==> flow/design.v <==
module incline_sat(
    input [12:0] incline,
    output [9:0] incline_sat
);
assign incline_sat = (~incline[12] && |incline[12:9]) ? 10'h1FF : 
                    (incline[12] && ~(&incline[12:9])) ? 10'h200 : incline[9:0];
endmodule
module desiredDrive(
    input [11:0] avg_torque,
    input [4:0] cadence,
    input not_pedaling,
    input [12:0] incline,
    input [2:0] scale,
    output [11:0] target_curr
);
localparam TORQUE_MIN = 12'h380;
localparam TOO_SMALL = 5'h05;
logic [9:0] inc_sat;
incline_sat i1( .incline(incline), .incline_sat(inc_sat));
logic [10:0] incline_factor;
assign incline_factor = {inc_sat[9], inc_sat[9:0]} + 11'd256;
logic [8:0] incline_factor_limit;
assign incline_factor_limit = (incline_factor[10] == 1'b1) ? 9'h000 : (incline_factor[9]) ? 9'h1FF : incline_factor[8:0];
logic [5:0] cadence_factor;
assign cadence_factor = (|cadence[4:1]) ? ({1'b0, cadence} + 6'd32) : 6'h00;
logic [12:0]torque_off;
assign torque_off = {1'b0, avg_torque} - {1'b0, TORQUE_MIN};
logic [12:0] torque_pos;
assign torque_pos = (torque_off[12] == 1'b1) ? 12'h000 : torque_off[11:0];
logic [30:0]assist_prod;
assign assist_prod = not_pedaling ? 30'h00000000 : (torque_pos * incline_factor_limit * cadence_factor * scale);
assign target_curr = (|assist_prod[29:27]) ? 12'hFFF : assist_prod[26:15];
endmodule
module desiredDrive_reg(
    input clk, rst_n,
    input [11:0] avg_torque,
    input [4:0] cadence,
    input not_pedaling,
    input [12:0] incline,
    input [2:0] scale,
    output logic [11:0] target_curr
);
logic [11:0] avg_torque_r;
logic [4:0] cadence_r;
logic not_pedaling_r;
logic [12:0] incline_r;
logic [2:0] scale_r;
logic [11:0] target_curr_nxt;
always_ff @(posedge clk, negedge rst_n) begin
    if (!rst_n) begin
        avg_torque_r <= 12'h000;
        cadence_r <= 5'h00;
        not_pedaling_r <= 1'b0;
        incline_r <= 13'h0000;
        scale_r <= 3'h0;
    end
    else begin
        avg_torque_r <= avg_torque;
        cadence_r <= cadence;
        not_pedaling_r <= not_pedaling;
        incline_r <= incline;
        scale_r <= scale;
    end
end
desiredDrive iDD(.avg_torque(avg_torque_r), .cadence(cadence_r), .not_pedaling(not_pedaling_r),
                 .incline(incline_r), .scale(scale_r), .target_curr(target_curr_nxt));
always_ff @(posedge clk, negedge rst_n) begin
    if (!rst_n)
        target_curr <= 12'h000;
    else
        target_curr <= target_curr_nxt;
end
endmodule
-- Reports on desiredDrive_reg
Tool output for the design above, in the order of the flow.
Line numbers count from 1 in the design file above.
Cell names lack the library's common part.
Not given: --
- design top: desiredDrive_reg
- clock: clk
- library: sky130hd
- library corner: tt_025C_1v80

-- Elaborated design
Counts by Yosys on the flattened word-level netlist (proc, flatten, opt, wreduce; memories kept). Register bits leave out memories and registers merged into their read ports (data or address); mux counts leave out enables and synchronous resets folded into registers. Print and check cells are left out. Cells with the same type and inputs are merged into one.
- register bits after elaboration: 46
- input port bits: 36
- noted output and inout port bits: 12
- elaborated cells at 28
- add/subtract/negate cells: 3
- multiply operators: 3
- multiplexer cells: 8
- noted bitwise gates (word level): 2
- reductions and logical operators: 6
- operator list (cell ; count):
    12-bit by 9-bit multiplier with 21-bit output ; 1
    31-bit by 6-bit multiplier with 31-bit output ; 1
    31-bit by 3-bit multiplier with 30-bit output ; 1
    30-bit 2-to-1 mux ; 1
    12-bit 2-to-1 mux ; 2
    10-bit 2-to-1 mux ; 2
    9-bit 2-to-1 mux ; 2
    12-bit by 10-bit subtractor with 13-bit output (second input constant) ; 1
    10-bit by 10-bit adder with 11-bit output (second input constant) ; 1
    4-bit OR reduction ; 2
    5-bit by 6-bit adder with 6-bit output (second input constant) ; 1
    6-bit 2-to-1 mux ; 1
    4-bit AND reduction ; 1
    3-bit OR reduction ; 1
    1-bit logical AND ; 2
    1-bit NOT ; 2

-- Longest topological paths
Longest topological path by Yosys (ltp), each cell counted once; first at word level (registers and memories cut), then after technology mapping (sequential cells cut; the memories' decode and read muxes count).
- noted depth after elaboration: 14
- noted ABC_AREA: 0
- noted gate-level depth with buffers: 55

-- Netlist
Source: synth_stat.txt of the flow (Yosys; design flattened, memories mapped). It holds for the ABC_AREA given above (unset counts as 0); a run with the other value may have another netlist.
- noted cells in the netlist: 1324
- noted synthesis area: 11094.4 µm²
- mapped flip-flops at 46
- buffers: 38
- cells by type (type ; count ; area in all (µm²)):
    fa_1 ; 174 ; 3.48E+03
    ha_1 ; 109 ; 1.36E+03
    dfrtp_1 ; 46 ; 1.15E+03
    inv_1 ; 249 ; 934.646
    nand2_1 ; 201 ; 754.474
    and2_1 ; 60 ; 375.36
    nor2_1 ; 81 ; 304.042
    a21oi_1 ; 51 ; 255.245
    xnor2_1 ; 26 ; 227.718
    a21o_1 ; 30 ; 225.216
    nand3_1 ; 40 ; 200.192
    xor2_1 ; 19 ; 166.41
    o21ai_0 ; 32 ; 160.154
    clkbuf_1 ; 35 ; 131.376
    nor3_1 ; 19 ; 95.091
    a2111oi_4 ; 3 ; 82.579
    nor2b_1 ; 13 ; 81.328
    a211oi_1 ; 10 ; 75.072
Other cell types: 47; their cells: 126.
By module: a second synthesis without flattening, with its own total; a netlist apart from the flattened one above.
- cell total of the unflattened synthesis: 1304
- area total of the unflattened synthesis at 10934.2 µm²
Rows give one instance, submodules left out.
- by module (module ; times used ; cells ; area (µm²) ; seq. area (µm²)):
    desiredDrive ; 1 ; 1224 ; 9544.2 ; 0.0
    desiredDrive_reg ; 1 ; 46 ; 1151.1 ; 1151.1
    incline_sat ; 1 ; 34 ; 239.0 ; 0.0

-- Worst setup path after synthesis
OpenSTA on the mapped netlist: ideal clock, no wires. The path of least setup slack (recovery checks aside). Input and output delay are each 20% of the period. Register names are those of the netlist, which keeps one name where synthesis merged equal registers.
- kind: register to register
- start: register incline_r[11]
- end: register (no name shown)
- noted period: 13000 ps
- setup time: 132 ps
- noted time at the first pin: 0 ps
- data arrival time at 11286 ps
- required time: 12868 ps
- noted setup slack: 1582 ps
- noted path delay: 11418 ps
- stages: 50
- synthesis period reached at 11418 ps
"path delay" is the arrival time less input delay plus setup time.
"stages" counts driving pins, that of a launching flip-flop among them; a cell with two outputs on the path counts twice.
"synthesis period reached" = period - worst setup slack (recovery checks aside). The figure is calculated, with input and output delays left at 20% of the set period.
The rows between start and end are the longest chain of elaborated cells between them; the timing report does not say that the signal goes this way. Where chains are equally long, one stands for them.
A line is the first line of the expression or statement that the cell stems from. Yosys adds cells for indexed reads and writes and turns some case tables into memories.
- cells stage by stage: dfrtp_1 > nor3_1 > nor2_1 > a21o_1 > ha_1 > nor2_1 > clkbuf_1 > a21o_1 > clkbuf_1 > nor2_1 > fa_1 > inv_1 > fa_1 > inv_1 > fa_1 > inv_1 > fa_1 > inv_1 > [14 not listed] > a21o_1 > a2111oi_4 > o32ai_2 > a21oi_1 > inv_1 > a21oi_1 > xnor2_1 > nand2_1 > fa_1 > inv_1 > ha_1 > nand4_1 > a2111oi_4 > or2_2 > o2111ai_1 > a211oi_2 > buf_6 > o21ai_0
- cells in the longest elaborated chain at 14
- RTL lines, path after synthesis (what ; line ; source):
    from (decl) ; 46 ; logic [12:0] incline_r;
    from (assign) ; 54 ; incline_r <= 13'h0000;
    from (assign) ; 61 ; incline_r <= incline;
    4-bit AND reduction ; 6 ; (incline[12] && ~(&incline[12:9])) ? 10'h200 : incline[9:0];
    1-bit NOT ; 6 ;
    1-bit logical AND ; 6 ;
    10-bit 2-to-1 mux ; 6 ;
    10-bit 2-to-1 mux ; 5 ; assign incline_sat = (~incline[12] && |incline[12:9]) ? 10'h1FF :
    10-bit by 10-bit adder with 11-bit output ; 21 ; assign incline_factor = {inc_sat[9], inc_sat[9:0]} + 11'd256;
    9-bit 2-to-1 mux (2 in a row) ; 23 ; assign incline_factor_limit = (incline_factor[10] == 1'b1) ? 9'h000 : (incline_factor[9]) ? 9'h1FF : incline_f ...
    12-bit by 9-bit multiplier with 21-bit output ; 31 ; assign assist_prod = not_pedaling ? 30'h00000000 : (torque_pos * incline_factor_limit * cadence_factor * scale ...
    31-bit by 6-bit multiplier with 31-bit output ; 31 ;
    31-bit by 3-bit multiplier with 30-bit output ; 31 ;
    30-bit 2-to-1 mux ; 31 ;
    3-bit OR reduction ; 32 ;
    12-bit 2-to-1 mux ; 32 ;
    to (assign) ; 69 ;
    to (assign) ; 71 ;
    to (decl) ; 41 ;

-- Path in the finished layout
Path of least setup slack in the final report of stored run 1 (OpenROAD, finished layout, wires in). Where an end is a register, its clock arrival counts in the times.
The report prints the path's times to 10 ps; the period is as set.
- kind: register to register
- start: register incline_r[11]
- end: register (no name shown)
- noted period: 13000 ps
- setup time: 130 ps
- noted time at the first pin: 300 ps
- data arrival time at 12290 ps
- required time: 13180 ps
- noted setup slack: 890 ps
- stages: 50
The rows between start and end are the longest chain of elaborated cells between them; the timing report does not say that the signal goes this way. Where chains are equally long, one stands for them.
- cells stage by stage: dfrtp_1 > nor3_1 > nor2_1 > a21o_1 > ha_1 > nor2_1 > buf_4 > a21oi_1 > nand3_1 > fa_1 > fa_1 > inv_1 > fa_1 > inv_1 > fa_1 > inv_1 > ha_1 > o21a_1 > [14 not listed] > a21o_1 > a2111oi_4 > o32ai_2 > a21oi_1 > inv_1 > a21oi_1 > xnor2_1 > nand2_1 > fa_1 > inv_1 > ha_1 > nand4_1 > a2111oi_4 > o21ai_0 > and4b_1 > a211oi_2 > buf_4 > o21ai_0
- cells in the longest elaborated chain at 14
- RTL lines, path after layout (what ; line ; source):
    from (decl) ; 46 ; logic [12:0] incline_r;
    from (assign) ; 54 ; incline_r <= 13'h0000;
    from (assign) ; 61 ; incline_r <= incline;
    4-bit AND reduction ; 6 ; (incline[12] && ~(&incline[12:9])) ? 10'h200 : incline[9:0];
    1-bit NOT ; 6 ;
    1-bit logical AND ; 6 ;
    10-bit 2-to-1 mux ; 6 ;
    10-bit 2-to-1 mux ; 5 ; assign incline_sat = (~incline[12] && |incline[12:9]) ? 10'h1FF :
    10-bit by 10-bit adder with 11-bit output ; 21 ; assign incline_factor = {inc_sat[9], inc_sat[9:0]} + 11'd256;
    9-bit 2-to-1 mux (2 in a row) ; 23 ; assign incline_factor_limit = (incline_factor[10] == 1'b1) ? 9'h000 : (incline_factor[9]) ? 9'h1FF : incline_f ...
    12-bit by 9-bit multiplier with 21-bit output ; 31 ; assign assist_prod = not_pedaling ? 30'h00000000 : (torque_pos * incline_factor_limit * cadence_factor * scale ...
    31-bit by 6-bit multiplier with 31-bit output ; 31 ;
    31-bit by 3-bit multiplier with 30-bit output ; 31 ;
    30-bit 2-to-1 mux ; 31 ;
    3-bit OR reduction ; 32 ;
    12-bit 2-to-1 mux ; 32 ;
    to (assign) ; 69 ;
    to (assign) ; 71 ;
    to (decl) ; 41 ;

Appendix: measured runs

Module desiredDrive_reg, platform sky130hd: 4 stored runs of the flow (Yosys, OpenROAD) with differing settings, in no particular order. Input and output delays are each 20% of the period that was set; the output load is 0.01 pF.
"achieved period" is the run's clock period less its worst setup slack. It is reckoned from that one timing run; input and output delays stay at 20% of the period that was set.
"critical path time" means the part of the period allowed to the worst setup path (the constraints hold back 20% at inputs and 20% at outputs) less its slack; where the path has registers, the arrival times of their clocks count too.
"critical path time" is given in steps of 10 ps.

Stored run 1

==> flow/run.sh <==
#!/bin/bash
# the make line also repeats the synthesis and layout settings of config.mk as NAME=value (left out here)
make -C /OpenROAD-flow-scripts/flow DESIGN_CONFIG=/design/flow/config.mk WORK_HOME=/design/flow/orfs CLKGATE_MAP_FILE= finish
==> flow/config.mk <==
export PLATFORM = sky130hd
export DESIGN_NAME = desiredDrive_reg
export DESIGN_NICKNAME = desiredDrive_reg
export VERILOG_FILES = /design/flow/design.v
export SDC_FILE = /design/flow/constraint.sdc
export NUM_CORES = 4
export LEC_CHECK = 0
export CAP_MARGIN = 20
export CORE_MARGIN = 2
export CORE_UTILIZATION = 40
export SLEW_MARGIN = 20
==> flow/constraint.sdc <==
create_clock -name core_clock -period 13.0 [get_ports {clk}]
set_input_delay 2.6000 -clock core_clock [delete_from_list [all_inputs] [get_ports {clk}]]
set_output_delay 2.6000 -clock core_clock [all_outputs]
set_load 0.01 [all_outputs]

Measured in stored run 1:
- worst setup slack after layout at 894 ps
- noted the post-route utilization: 44.9%
- synthesized cell area at 11,094.4 µm²
- noted the critical path time: 12,110 ps
- worst setup path type: register to register
- area of the standard cells in the finished layout at 12,156.7 µm²
- worst hold slack after layout: 770 ps
- total die area at 29,083.9 µm²
- achieved period at 12,106 ps
- post-route setup TNS at 0 ps

Stored run 2

==> flow/run.sh <==
#!/bin/bash
# the make line also repeats the synthesis and layout settings of config.mk as NAME=value (left out here)
make -C /OpenROAD-flow-scripts/flow DESIGN_CONFIG=/design/flow/config.mk WORK_HOME=/design/flow/orfs CLKGATE_MAP_FILE= finish
==> flow/config.mk <==
export PLATFORM = sky130hd
export DESIGN_NAME = desiredDrive_reg
export DESIGN_NICKNAME = desiredDrive_reg
export VERILOG_FILES = /design/flow/design.v
export SDC_FILE = /design/flow/constraint.sdc
export NUM_CORES = 4
export LEC_CHECK = 0
export CAP_MARGIN = 20
export CELL_PAD_IN_SITES_DETAIL_PLACEMENT = 2
export CORE_MARGIN = 2
export CORE_UTILIZATION = 53
export CTS_CLUSTER_DIAMETER = 142
export GPL_ROUTABILITY_DRIVEN = 1
export MAX_ROUTING_LAYER = met4
export MIN_ROUTING_LAYER = met2
export SETUP_SLACK_MARGIN = 3.25
export SLEW_MARGIN = 0
==> flow/constraint.sdc <==
create_clock -name core_clock -period 14.0 [get_ports {clk}]
set_input_delay 2.8000 -clock core_clock [delete_from_list [all_inputs] [get_ports {clk}]]
set_output_delay 2.8000 -clock core_clock [all_outputs]
set_load 0.01 [all_outputs]

Stored run 2: no results, placement failed with DPL-0033.

Stored run 3

==> flow/run.sh <==
#!/bin/bash
# the make line also repeats the synthesis and layout settings of config.mk as NAME=value (left out here)
make -C /OpenROAD-flow-scripts/flow DESIGN_CONFIG=/design/flow/config.mk WORK_HOME=/design/flow/orfs CLKGATE_MAP_FILE= finish
==> flow/config.mk <==
export PLATFORM = sky130hd
export DESIGN_NAME = desiredDrive_reg
export DESIGN_NICKNAME = desiredDrive_reg
export VERILOG_FILES = /design/flow/design.v
export SDC_FILE = /design/flow/constraint.sdc
export NUM_CORES = 4
export LEC_CHECK = 0
export ABC_AREA = 1
export CAP_MARGIN = 10
export CELL_PAD_IN_SITES_GLOBAL_PLACEMENT = 3
export CORE_ASPECT_RATIO = 1.76
export CORE_MARGIN = 2
export CORE_UTILIZATION = 40
export CTS_CLUSTER_DIAMETER = 31
export GPL_ROUTABILITY_DRIVEN = 1
export HOLD_SLACK_MARGIN = 0.19
export PLACE_DENSITY = 0.4
export SETUP_SLACK_MARGIN = -1.13
export SLEW_MARGIN = 35
export TNS_END_PERCENT = 35
==> flow/constraint.sdc <==
create_clock -name core_clock -period 13.0 [get_ports {clk}]
set_input_delay 2.6000 -clock core_clock [delete_from_list [all_inputs] [get_ports {clk}]]
set_output_delay 2.6000 -clock core_clock [all_outputs]
set_load 0.01 [all_outputs]

Measured in stored run 3:
- worst setup slack after layout at -92 ps
- noted the post-route utilization: 44.5%
- synthesized cell area at 11,229.5 µm²
- noted the critical path time: 13,090 ps
- worst setup path type: register to register
- area of the standard cells in the finished layout at 12,305.6 µm²
- worst hold slack after layout: 656 ps
- total die area at 29,483.8 µm²
- achieved period at 13,092 ps
- post-route setup TNS at -779 ps

Stored run 4

==> flow/run.sh <==
#!/bin/bash
# the make line also repeats the synthesis and layout settings of config.mk as NAME=value (left out here)
make -C /OpenROAD-flow-scripts/flow DESIGN_CONFIG=/design/flow/config.mk WORK_HOME=/design/flow/orfs CLKGATE_MAP_FILE= finish
==> flow/config.mk <==
export PLATFORM = sky130hd
export DESIGN_NAME = desiredDrive_reg
export DESIGN_NICKNAME = desiredDrive_reg
export VERILOG_FILES = /design/flow/design.v
export SDC_FILE = /design/flow/constraint.sdc
export NUM_CORES = 4
export LEC_CHECK = 0
export CAP_MARGIN = 30
export CELL_PAD_IN_SITES_GLOBAL_PLACEMENT = 2
export CORE_MARGIN = 5
export CORE_UTILIZATION = 32
export CTS_CLUSTER_DIAMETER = 43
export PLACE_DENSITY_LB_ADDON = 0.02
export SETUP_SLACK_MARGIN = -1.88
export SLEW_MARGIN = 20
==> flow/constraint.sdc <==
create_clock -name core_clock -period 19.7 [get_ports {clk}]
set_input_delay 3.9400 -clock core_clock [delete_from_list [all_inputs] [get_ports {clk}]]
set_output_delay 3.9400 -clock core_clock [all_outputs]
set_load 0.01 [all_outputs]

Measured in stored run 4:
- worst setup slack after layout at 6,347 ps
- noted the post-route utilization: 35.6%
- synthesized cell area at 11,094.4 µm²
- noted the critical path time: 13,350 ps
- worst setup path type: register to register
- area of the standard cells in the finished layout at 12,229.2 µm²
- worst hold slack after layout: 783 ps
- total die area at 38,494.4 µm²
- achieved period at 13,353 ps
- post-route setup TNS at 0 ps
